==> flow/design.v <==
`timescale 1ps/1ps
module geofence ( clk,reset,X,Y,valid,is_inside);
  input clk;
  input reset;
  input [9:0] X;
  input [9:0] Y;
  output reg valid;
  output reg is_inside;
  reg me;
  reg  signed [11:0] ma,mb;
  wire signed [23:0] mo; 
  wire mv;
  multi_div #(
    .SIZE_A(12),
    .SIZE_B(12),
    .SIGNED(1),
    .STEP_SIZE(1) 
  ) multi_u1(
    .clk(clk),.reset(reset),
    .en(me),
    .select(1'b0),
    .a(ma),
    .b(mb),
    .P(mo),
    .div_zero(),
    .Valid(mv),
    .Busy()
  );
  reg [2:0] state;
  reg [2:0] state_counter_0,state_counter_1;
  reg [2:0] state_step;
  reg [9:0] check_point [1:0];
  reg [9:0] geofence_point [5:0][1:0];
  reg       check_signed;
  reg signed [26:0] DATA_REG;
  parameter READ_DATA     = 0;
  parameter SORT_POINT    = 1;
  parameter CHECK_IN_SIDE = 2;
  parameter DATA_OUT      = 3;
  integer i;
  always @(posedge clk or posedge reset) begin
    if (reset) begin
      state <= READ_DATA;
      state_step <= 0;
      state_counter_0 <= 0;
      state_counter_1 <= 0;
      me <= 0;
      is_inside <= 1;
    end else begin
      case (state)
        READ_DATA:begin
          if(state_counter_0==0)begin
            check_point[0] <= X;
            check_point[1] <= Y;
            state_counter_0 <= state_counter_0 + 1;
          end
          else begin
            if(state_counter_0 == 6)begin
              state <= SORT_POINT;
              state_counter_0 <= 1;
              state_counter_1 <= 2;
              me <= 0;
            end
            else state_counter_0 <= state_counter_0 + 1;
            geofence_point[state_counter_0-1][0] <= X;
            geofence_point[state_counter_0-1][1] <= Y;
          end 
        end
        SORT_POINT:begin
          case(state_step)
            0:begin
              ma <= (geofence_point[state_counter_0][0] - geofence_point[0][0]) ;  
              mb <= (geofence_point[state_counter_1][1] - geofence_point[0][1]) ;  
              me <= 1;
              state_step <= state_step + 1;
            end
            1:begin
              me <= 0;
              if(mv)begin
                me <= 1;
                DATA_REG <= mo; 
                state_step <= state_step + 1;
                ma <= (geofence_point[state_counter_0][1] - geofence_point[0][1]) ;  
                mb <= (geofence_point[state_counter_1][0] - geofence_point[0][0]) ;  
              end
            end
            2:begin
              me <= 0;
              if(mv)begin
                DATA_REG <= $signed($signed(DATA_REG)-$signed(mo));
                state_step <= state_step + 1;
              end
            end
            3:begin
                if( $signed(DATA_REG) <= 0 )begin
                  geofence_point[state_counter_0][0] <= geofence_point[state_counter_1][0]; 
                  geofence_point[state_counter_0][1] <= geofence_point[state_counter_1][1]; 
                  geofence_point[state_counter_1][0] <= geofence_point[state_counter_0][0]; 
                  geofence_point[state_counter_1][1] <= geofence_point[state_counter_0][1]; 
                end
              state_step <= state_step + 1;
            end
            4:begin
              if(state_counter_0==4)begin
                state <= CHECK_IN_SIDE;
                state_counter_0 <= 0;
                state_counter_1 <= 0;
              end
              else if(state_counter_1==5)begin
                state_counter_0 <= state_counter_0 + 1;
                state_counter_1 <= state_counter_0 + 2;
              end 
              else begin
                state_counter_1 <= state_counter_1 + 1;
              end
              state_step <= 0;
            end
          endcase
        end
        CHECK_IN_SIDE:begin
          case(state_step)
            0:begin 
              ma <= (geofence_point[state_counter_0][0] - check_point[0] );
              mb <= (geofence_point[ ((state_counter_0+1)==6 ? 0:(state_counter_0+1)) ][1] - geofence_point[state_counter_0][1] );
              me <= 1;
              state_step <= state_step + 1;
            end
            1:begin
              me <= 0;
              if(mv)begin
                DATA_REG <= mo;
                state_step <= state_step + 1;
              end
            end
            2:begin
              ma <= (geofence_point[state_counter_0][1] - check_point[1] );
              mb <= (geofence_point[ ((state_counter_0+1)==6 ? 0:(state_counter_0+1)) ][0] - geofence_point[state_counter_0][0]);
              me <= 1;
              state_step <= state_step + 1;
            end
            3:begin
              me <= 0;
              if(mv)begin
                if(state_counter_0==0) begin
                  check_signed <= (($signed(DATA_REG)-$signed(mo))>0)? 1:0;
                  state_counter_0 <= state_counter_0 + 1;
                end
                else begin
                  if(check_signed != ((($signed(DATA_REG)-$signed(mo))>0)? 1:0) )begin
                    is_inside <= 0;
                    state <= DATA_OUT;
                  end else if(state_counter_0==5)begin
                    state <= DATA_OUT;
                  end else begin
                    state_counter_0 <= state_counter_0 + 1;
                  end
                end
                state_step <= 0;
              end
            end
          endcase
        end
        default begin
          state <= READ_DATA;
          state_step <= 0;
          state_counter_0 <= 0;
          state_counter_1 <= 0;
          me <= 0;
          is_inside <= 1;
        end
      endcase
    end
  end
  always@(*)begin
    valid <= (state == DATA_OUT) ? 1'b1:1'b0;
  end
endmodule
module multi_div
#(
  parameter SIZE_A = 128,
  parameter SIZE_B = 64,
  parameter SIGNED = 0,
  parameter STEP_SIZE = 1 
)(
  input wire clk,reset,
  input wire en,
  input wire select,
  input wire [SIZE_A-1:0] a,
  input wire [SIZE_B-1:0] b,
  output reg [SIZE_A+SIZE_B-1:0] P,
  output reg div_zero,
  output reg Valid,
  output reg Busy
);
  parameter READ_IN       = 0,
            CALCULATE     = 1,
            PREPARE_DATA  = 2,
            DATA_OUT      = 3;
  reg [1:0] state;
  reg [9:0] state_counter;
  reg neg_signed;
  reg [SIZE_A-1:0] data_b;
  reg [SIZE_A+SIZE_B:0] r;   
  always@(*)begin
    Valid <= (state == DATA_OUT) ? 1'b1:1'b0;
    Busy  <= (state == CALCULATE || state == PREPARE_DATA) ? 1'b1:1'b0;
  end
  always@(posedge clk or posedge reset)begin
    if(reset)begin
      state <= READ_IN;
      state_counter <= 0;
    end else begin
      case(state)
        READ_IN   :begin
          if(en)begin
            if(select && b==0)begin
              state <= DATA_OUT;
              div_zero <= 1;
            end else begin
              state <= CALCULATE;
              div_zero <= 0;
            end 
            state_counter <= 0;
          end  
        end
        CALCULATE :begin
          if(state_counter == (SIZE_A/STEP_SIZE)-1)begin
            state <= PREPARE_DATA;
            state_counter <= 0;
          end
          else begin
            state_counter <= state_counter + 1;
          end
        end
        PREPARE_DATA:begin
          state <= DATA_OUT;
          state_counter <= 0;
        end
        DATA_OUT  :begin
          state <= READ_IN;
          state_counter <= 0;
        end
        default begin
          state <= READ_IN;
          state_counter <= 0;
        end
      endcase
    end
  end
  reg [SIZE_A-1:0] na;
  reg [SIZE_B-1:0] nb;
  reg in_select;
  integer i;
  always@(posedge clk or posedge reset)begin
    if(reset)begin
      r = 0;
      data_b = 0;
			P = 0;
      neg_signed = 0;
    end else begin
      case(state)
        READ_IN   :begin
          if(en)begin
            if(SIGNED)begin
              neg_signed = a[SIZE_A-1] ^ b[SIZE_B-1];
              na = a[SIZE_A-1] ? -a:a;
              nb = b[SIZE_B-1] ? -b:b;
            end
            else begin
              na = a;
              nb = b;
            end
            r = {na,1'b0,{SIZE_B{1'b0}}};
            data_b = nb;
            in_select = select;
          end  
        end
        CALCULATE :begin
          for(i=0;i<STEP_SIZE;i=i+1)begin 
          	r = r[SIZE_A+SIZE_B] ? ((r<<1)+data_b) : (r<<1);
          end
        end
        PREPARE_DATA:begin
          P = r[SIZE_A+SIZE_B-1:0];
          if(neg_signed)begin
            P = -P;
          end
        end
      endcase
    end
  end
endmodule
# ---- Reports on geofence
# Each step is given for the RTL above and for the edited RTL.
# Lines under "before" count in the file above, lines under "after" in the edited file.
# "delta": "after" minus "before" as printed here. "change_rel_pct": 100 x difference / "before".
# Cell names lack the library's common part.
# A cell with - has no value.
dict set report design {
  top {geofence}
  clock {clk}
  library {sky130hd}
  corner {tt_025C_1v80}
}

# ---- The edit
# Unified diff, file above to edited file.
# The edited RTL no longer does the same as the RTL above: the edit was made by script, with no optimisation intended.
# begin of diff
@@ -147,5 +147,5 @@
                 end
                 else begin
-                  if(check_signed != ((($signed(DATA_REG)-$signed(mo))>0)? 1:0) )begin
+                  if(check_signed != ((($signed(DATA_REG)-$signed(mo))==0)? 1:0) )begin
                     is_inside <= 0;
                     state <= DATA_OUT;
# end of diff

# ---- Word level
# Source: Yosys, flattened and elaborated. Widths are those after wreduce. Registers that Yosys merges into a memory's read port (data or address) are not register bits. Print and check cells do not count.
# element before after delta change_rel_pct
set bits {}
lappend bits {reg_bits 280 280 0 0.00}
lappend bits {inputBits 22 22 0 0.00}
lappend bits {output_inout_bits 2 2 0 0.00}
# element before after delta change_rel_pct
set op_classes {}
lappend op_classes {addsub 28 28 0 0.00}
lappend op_classes {cmp 2 2 0 0.00}
lappend op_classes {eq_ne 132 132 0 0.00}
lappend op_classes {muxes 201 202 1 0.50}
lappend op_classes {logic 5 5 0 0.00}
lappend op_classes {reduce_logical 49 50 1 2.04}
# operator before after delta change_rel_pct
set ops {}
lappend ops {{2-to-1 mux 1 bit} 10 11 1 10.00}
lappend ops {{> comparator 28 x 1 -> 1 bit (second input constant)} 1 0 -1 -100.00}
lappend ops {{> comparator 32 x 1 -> 1 bit (second input constant)} 0 1 1 -}
lappend ops {{zero test 32 bit} 0 1 1 -}
lappend ops {{2-to-1 mux 10 bit} 113 113 0 0.00}
lappend ops {{2-to-1 mux 3 bit} 27 27 0 0.00}
lappend ops {{!= test 3 bit (second input constant)} 20 20 0 0.00}
lappend ops {{equality test 4 x 3 -> 1 bit (second input constant)} 17 17 0 0.00}
lappend ops {{!= test 2 bit (second input constant)} 17 17 0 0.00}
lappend ops {{equality test 4 bit (second input constant)} 16 16 0 0.00}
lappend ops {{equality test 3 bit (second input constant)} 13 13 0 0.00}
lappend ops {{equality test 3 x 2 -> 1 bit (second input constant)} 12 12 0 0.00}
lappend ops {{parallel mux 10 bit (select 2 bit)} 12 12 0 0.00}
lappend ops {{AND reduction 7 bit} 12 12 0 0.00}
lappend ops {{equality test 4 x 2 -> 1 bit (second input constant)} 8 8 0 0.00}
lappend ops {{zero test 4 bit} 8 8 0 0.00}
lappend ops {{subtractor 10 x 10 -> 11 bit} 8 8 0 0.00}
lappend ops {{!= test 5 bit (second input constant)} 7 7 0 0.00}
lappend ops {{equality test 3 x 1 -> 1 bit (second input constant)} 6 6 0 0.00}
lappend ops {{parallel mux 12 bit (select 2 bit)} 6 6 0 0.00}
lappend ops {{parallel mux 3 bit (select 3 bit)} 6 6 0 0.00}
lappend ops {{OR reduction 2 bit} 6 6 0 0.00}
lappend ops {{equality test 4 x 1 -> 1 bit (second input constant)} 4 4 0 0.00}
lappend ops {{2-to-1 mux 12 bit} 4 4 0 0.00}
lappend ops {{NOT 1 bit} 4 4 0 0.00}
lappend ops {{AND reduction 5 bit} 4 4 0 0.00}
lappend ops {{subtractor 3 bit (first input constant)} 4 4 0 0.00}
lappend ops {{adder 4 x 1 -> 4 bit (second input constant)} 3 3 0 0.00}
# The list need not be complete.

# ---- Logic depth
# Depth = most cells in a row (Yosys ltp): at word level without a register or memory, in the mapped netlist without a sequential cell, where the memories' decode and read muxes count.
# element before after delta change_rel_pct
set depth {}
lappend depth {depth_word 12 12 0 0.00}
lappend depth {abc_area 0 0 - -}
lappend depth {depth_mapped 28 24 -4 -14.29}
lappend depth {ltp_nobuf 26 23 -3 -11.54}

# ---- Netlist
# The flow's flattened synthesis, as Yosys stat reports it; memories are mapped. The netlist is that of the ABC_AREA named above (0 if unset); the other value can give another one.
# element before after delta change_rel_pct
set synth_totals {}
lappend synth_totals {stdcells 2829 2786 -43 -1.52}
lappend synth_totals {synth_area_um2 23704.0 23516.3 -187.7 -0.79}
lappend synth_totals {ff_cells 281 281 0 0.00}
# type before after delta change_rel_pct
set types {}
lappend types {nand2_1 442 361 -81 -18.33}
lappend types {o211ai_1 81 31 -50 -61.73}
lappend types {mux2i_1 79 113 34 43.04}
lappend types {o21ai_0 238 267 29 12.18}
lappend types {nand2b_1 44 21 -23 -52.27}
lappend types {inv_1 168 189 21 12.50}
lappend types {nor2_1 163 182 19 11.66}
lappend types {clkbuf_1 138 156 18 13.04}
lappend types {nand3_1 54 37 -17 -31.48}
lappend types {mux2_2 43 26 -17 -39.53}
lappend types {o221ai_1 5 22 17 340.00}
lappend types {a221o_1 46 30 -16 -34.78}
lappend types {a22oi_1 34 48 14 41.18}
lappend types {or3_1 22 34 12 54.55}
lappend types {buf_2 12 1 -11 -91.67}
lappend types {o311ai_0 1 10 9 900.00}
lappend types {o22a_1 0 9 9 -}
lappend types {buf_1 22 14 -8 -36.36}
# The list need not be complete.
# The figures by module come from a second, unflattened synthesis with its own total; it is not the netlist above.
# element before after delta change_rel_pct
set hier_totals {}
lappend hier_totals {hier_cells 2854 2887 33 1.16}
lappend hier_totals {hier_area_um2 24006.8 24285.8 279.0 1.16}
# Rows give one instance, submodules left out.
# module n_inst n_cells mod_area_um2
set modules_before {}
lappend modules_before {geofence 1 2303 19204.7}
lappend modules_before {multi_div 1 551 4802.1}
# module n_inst n_cells mod_area_um2
set modules_after {}
lappend modules_after {geofence 1 2336 19483.7}
lappend modules_after {multi_div 1 551 4802.1}

# ---- Worst setup path after synthesis
# Source: OpenSTA report_checks on the synthesized netlist (no wires, ideal clock, input and output delay 20% of the period each), path of least setup slack; recovery checks are left aside. Register names are those of the netlist, which keeps one name where synthesis merged equal registers.
# element before after delta change_rel_pct
set synth_timing {}
lappend synth_timing {kind {input -> register} {register -> register} - -}
lappend synth_timing {start {input port reset} {register state_counter_0[1]} - -}
lappend synth_timing {end {register ma[0]} {register ma[10]} - -}
lappend synth_timing {tclk_ps 5500 5500 0 0.00}
lappend synth_timing {input_delay_ps 1100 - - -}
lappend synth_timing {setup_time_ps 522 152 -370 -}
lappend synth_timing {t_arrival_ps 6984 4919 -2065 -29.57}
lappend synth_timing {t_required_ps 4978 5348 370 7.43}
lappend synth_timing {slack_ps -2005 429 2434 -}
lappend synth_timing {path_delay_ps 6406 5071 -1335 -20.84}
lappend synth_timing {driving_pins 3 21 18 600.00}
lappend synth_timing {path_buffers 0 3 3 -}
lappend synth_timing {synth_period_reached_ps 7505 5071 -2434 -32.43}
# "path_delay_ps" = arrival - input delay + setup time.
# "driving_pins": output pins that drive a net of the path, with the launching flip-flop's if there is one; two outputs of one cell count as two.
# "synth_period_reached_ps" is the clock period less the worst setup slack; recovery checks do not enter. This is arithmetic on one report: input and output delays are still those of the set period (20% each).
# The rows between start and end are the longest chain of elaborated cells between them; the timing report does not say that the signal goes this way. Where chains are equally long, one stands for them.
# A line is the first line of the expression or statement that the cell stems from. Yosys adds cells for indexed reads and writes and turns some case tables into memories.
# At most two assigning lines are given for a register; there are more.
dict set report synth_via_before {
  path_cell_list {inv_1 -> o21ai_0 -> a2111oi_0}
  elab_chain_cells 2
  cells_between 2
  cone_lines 0
  classes_between {logic (1); reduce/logical (1)}
}
# element line
set synth_lines_before {}
lappend synth_lines_before {{start: declaration} 4} ;# input reset;
lappend synth_lines_before {{NOT 1 bit} -}
lappend synth_lines_before {{AND reduction 5 bit} -}
lappend synth_lines_before {{end: assignment} 72} ;# ma <= (geofence_point[state_counter_0][0] - geofence_point[0][0]) ;
lappend synth_lines_before {{end: assignment} 83} ;# ma <= (geofence_point[state_counter_0][1] - geofence_point[0][1]) ;
lappend synth_lines_before {{end: declaration} 10} ;# reg  signed [11:0] ma,mb;
dict set report synth_via_after {
  path_cell_list {dfrtp_1 -> inv_1 -> ha_1 -> clkbuf_1 -> clkbuf_1 -> clkbuf_1 -> nor2_1 -> a2111oi_1 -> ha_1 -> inv_1 -> fa_1 -> a21o_1 -> a21oi_1 -> o21ai_0 -> a21oi_1 -> o21ai_0 -> a21oi_1 -> nor2_1 -> a2111oi_0 -> nor3_1 -> a31oi_1}
  elab_chain_cells 10
  cells_between 38
  classes_between {add/sub (6); eq/ne (16); mux (14); reduce/logical (2)}
}
# element line
set synth_lines_after {}
lappend synth_lines_after {{start: declaration} 30} ;# reg [2:0] state_counter_0,state_counter_1;
lappend synth_lines_after {{start: assignment} 55} ;# state_counter_0 <= state_counter_0 + 1;
lappend synth_lines_after {{start: assignment} 64} ;# else state_counter_0 <= state_counter_0 + 1;
lappend synth_lines_after {{subtractor 3 bit} 83} ;# ma <= (geofence_point[state_counter_0][1] - geofence_point[0][1]) ;
lappend synth_lines_after {{equality test 3 bit} 83}
lappend synth_lines_after {{parallel mux 10 bit (select 6 bit)} 83}
lappend synth_lines_after {{2-to-1 mux 10 bit} 79} ;# if(mv)begin
lappend synth_lines_after {{2-to-1 mux 10 bit} 70} ;# case(state_step)
lappend synth_lines_after {{2-to-1 mux 10 bit} 50} ;# case (state)
lappend synth_lines_after {{subtractor 10 x 10 -> 11 bit} 83}
lappend synth_lines_after {{2-to-1 mux 12 bit} 79}
lappend synth_lines_after {{parallel mux 12 bit (select 2 bit)} 70}
lappend synth_lines_after {{parallel mux 12 bit (select 2 bit)} 50}
lappend synth_lines_after {{end: assignment} 72} ;# ma <= (geofence_point[state_counter_0][0] - geofence_point[0][0]) ;
lappend synth_lines_after {{end: assignment} 83}
lappend synth_lines_after {{end: declaration} 10} ;# reg  signed [11:0] ma,mb;

# ---- Timing after layout
# Path of least setup slack in the final report of each run of pair 1 (OpenROAD, finished layout, wires in). Where an end is a register, its clock arrival counts in the times.
# The report prints the path's times to 10 ps; the period is as set.
# element before after delta change_rel_pct
set layout_timing {}
lappend layout_timing {kind {register -> register} {register -> register} - -}
lappend layout_timing {start {register state_counter_0[0]} {register state_counter_0[1]} - -}
lappend layout_timing {end {register mb[10]} {register ma[10]} - -}
lappend layout_timing {tclk_ps 5300 5300 0 0.00}
lappend layout_timing {setup_time_ps 280 150 -130 -}
lappend layout_timing {t_arrival_ps 5220 5460 240 4.60}
lappend layout_timing {t_required_ps 5560 5700 140 2.52}
lappend layout_timing {slack_ps 340 230 -110 -}
lappend layout_timing {driving_pins 26 21 -5 -19.23}
lappend layout_timing {path_buffers 2 2 0 0.00}
# The rows between start and end are the longest chain of elaborated cells between them; the timing report does not say that the signal goes this way. Where chains are equally long, one stands for them.
# At most two assigning lines are given for a register; there are more.
dict set report layout_via_before {
  path_cell_list {dfrtp_2 -> buf_4 -> inv_1 -> ha_1 -> nand2b_1 -> nor3_2 -> buf_4 -> a222oi_1 -> nand2_1 -> nor2_1 -> o21ai_0 -> o31ai_1 -> ha_1 -> fa_1 -> nor2b_1 -> o21ai_2 -> a21boi_0 -> o21ai_0 -> nand2b_1 -> and2_1 -> o21a_1 -> o21ai_0 -> nand2b_1 -> a211oi_1 -> a21oi_1 -> a21oi_1}
  elab_chain_cells 12
  cells_between 59
  classes_between {add/sub (7); eq/ne (33); mux (15); reduce/logical (4)}
}
# element line
set layout_lines_before {}
lappend layout_lines_before {{start: declaration} 30} ;# reg [2:0] state_counter_0,state_counter_1;
lappend layout_lines_before {{start: assignment} 55} ;# state_counter_0 <= state_counter_0 + 1;
lappend layout_lines_before {{start: assignment} 64} ;# else state_counter_0 <= state_counter_0 + 1;
lappend layout_lines_before {{adder 3 x 1 -> 4 bit} 137} ;# mb <= (geofence_point[ ((state_counter_0+1)==6 ? 0:(state_counter_0+1)) ][0] - geofence_point[state_counter_0] ...
lappend layout_lines_before {{equality test 4 x 3 -> 1 bit} 137}
lappend layout_lines_before {{2-to-1 mux 3 bit} 137}
lappend layout_lines_before {{subtractor 3 bit} 137}
lappend layout_lines_before {{adder 4 x 1 -> 4 bit} 137}
lappend layout_lines_before {{equality test 4 bit} 137}
lappend layout_lines_before {{parallel mux 10 bit (select 12 bit)} 137}
lappend layout_lines_before {{2-to-1 mux 10 bit} 121} ;# case(state_step)
lappend layout_lines_before {{2-to-1 mux 10 bit} 50} ;# case (state)
lappend layout_lines_before {{subtractor 10 x 10 -> 11 bit} 137}
lappend layout_lines_before {{parallel mux 12 bit (select 2 bit)} 121}
lappend layout_lines_before {{parallel mux 12 bit (select 2 bit)} 50}
lappend layout_lines_before {{end: assignment} 73} ;# mb <= (geofence_point[state_counter_1][1] - geofence_point[0][1]) ;
lappend layout_lines_before {{end: assignment} 84} ;# mb <= (geofence_point[state_counter_1][0] - geofence_point[0][0]) ;
lappend layout_lines_before {{end: declaration} 10} ;# reg  signed [11:0] ma,mb;
dict set report layout_via_after {
  path_cell_list {dfrtp_2 -> inv_1 -> ha_1 -> buf_12 -> and2_1 -> buf_4 -> a22o_1 -> a221o_1 -> mux2i_1 -> inv_1 -> ha_1 -> a21o_1 -> a21oi_1 -> o21ai_0 -> a21oi_1 -> o21ai_0 -> a21oi_1 -> nor2_1 -> a2111oi_1 -> nor3_1 -> a31oi_1}
  elab_chain_cells 10
  cells_between 38
  classes_between {add/sub (6); eq/ne (16); mux (14); reduce/logical (2)}
}
# element line
set layout_lines_after {}
lappend layout_lines_after {{start: declaration} 30} ;# reg [2:0] state_counter_0,state_counter_1;
lappend layout_lines_after {{start: assignment} 55} ;# state_counter_0 <= state_counter_0 + 1;
lappend layout_lines_after {{start: assignment} 64} ;# else state_counter_0 <= state_counter_0 + 1;
lappend layout_lines_after {{subtractor 3 bit} 83} ;# ma <= (geofence_point[state_counter_0][1] - geofence_point[0][1]) ;
lappend layout_lines_after {{equality test 3 bit} 83}
lappend layout_lines_after {{parallel mux 10 bit (select 6 bit)} 83}
lappend layout_lines_after {{2-to-1 mux 10 bit} 79} ;# if(mv)begin
lappend layout_lines_after {{2-to-1 mux 10 bit} 70} ;# case(state_step)
lappend layout_lines_after {{2-to-1 mux 10 bit} 50} ;# case (state)
lappend layout_lines_after {{subtractor 10 x 10 -> 11 bit} 83}
lappend layout_lines_after {{2-to-1 mux 12 bit} 79}
lappend layout_lines_after {{parallel mux 12 bit (select 2 bit)} 70}
lappend layout_lines_after {{parallel mux 12 bit (select 2 bit)} 50}
lappend layout_lines_after {{end: assignment} 72} ;# ma <= (geofence_point[state_counter_0][0] - geofence_point[0][0]) ;
lappend layout_lines_after {{end: assignment} 83}
lappend layout_lines_after {{end: declaration} 10} ;# reg  signed [11:0] ma,mb;

# ---- Layout results
# Both versions went through the flow (Yosys, OpenROAD) with the same settings in each pair. Constraints: input delay and output delay 20% of the set period each, output load 0.01 pF.
dict set report settings_pair_1 {
  period_ns 5.3
  CAP_MARGIN 20
  CORE_MARGIN 2
  CORE_UTILIZATION 40
  SLEW_MARGIN 20
}
# element before after delta change_rel_pct
set measured_pair_1 {}
lappend measured_pair_1 {synth_chip_area_um2 23704.0 23516.3 -187.7 -0.79}
lappend measured_pair_1 {die_area_um2 61224.1 60747.5 -476.6 -0.78}
lappend measured_pair_1 {stdcell_area_um2 26210.1 26146.3 -63.8 -0.24}
lappend measured_pair_1 {post_route_util_frac 0.446 0.451 0.005 -}
lappend measured_pair_1 {setup_worst_slack_ps 341 234 -107 -}
lappend measured_pair_1 {fin_tns_ps 0 0 0 -}
lappend measured_pair_1 {hold_worst_slack_ps 475 485 10 -}
lappend measured_pair_1 {total_power_mw 5.078 4.947 -0.131 -2.58}
lappend measured_pair_1 {period_less_ws_ps 4959 5066 107 2.16}
dict set report settings_pair_2 {
  CAP_MARGIN 30
  CELL_PAD_IN_SITES_DETAIL_PLACEMENT 0
  CORE_UTILIZATION 51
  GPL_TIMING_DRIVEN 1
  PLACE_DENSITY 0.46
  SLEW_MARGIN 10
  period_ns 3.37
  CORE_MARGIN 2
}
# element before after delta change_rel_pct
set measured_pair_2 {}
lappend measured_pair_2 {synth_chip_area_um2 23704.0 23516.3 -187.7 -0.79}
lappend measured_pair_2 {die_area_um2 48219.8 47845.0 -374.8 -0.78}
lappend measured_pair_2 {stdcell_area_um2 30071.3 31037.3 966.0 3.21}
lappend measured_pair_2 {post_route_util_frac 0.658 0.682 0.024 -}
lappend measured_pair_2 {setup_worst_slack_ps -850 -712 138 -}
lappend measured_pair_2 {fin_tns_ps -11657 -10327 1330 -}
lappend measured_pair_2 {hold_worst_slack_ps 483 492 9 -}
lappend measured_pair_2 {total_power_mw 7.876 7.426 -0.450 -5.71}
lappend measured_pair_2 {period_less_ws_ps 4220 4082 -138 -3.27}
# "period_less_ws_ps" = clock period - worst setup slack. The figure is calculated, with input and output delays left at 20% of the set period.
# "total_power_mw": no workload was simulated; the value follows from the tool's default switching activity.
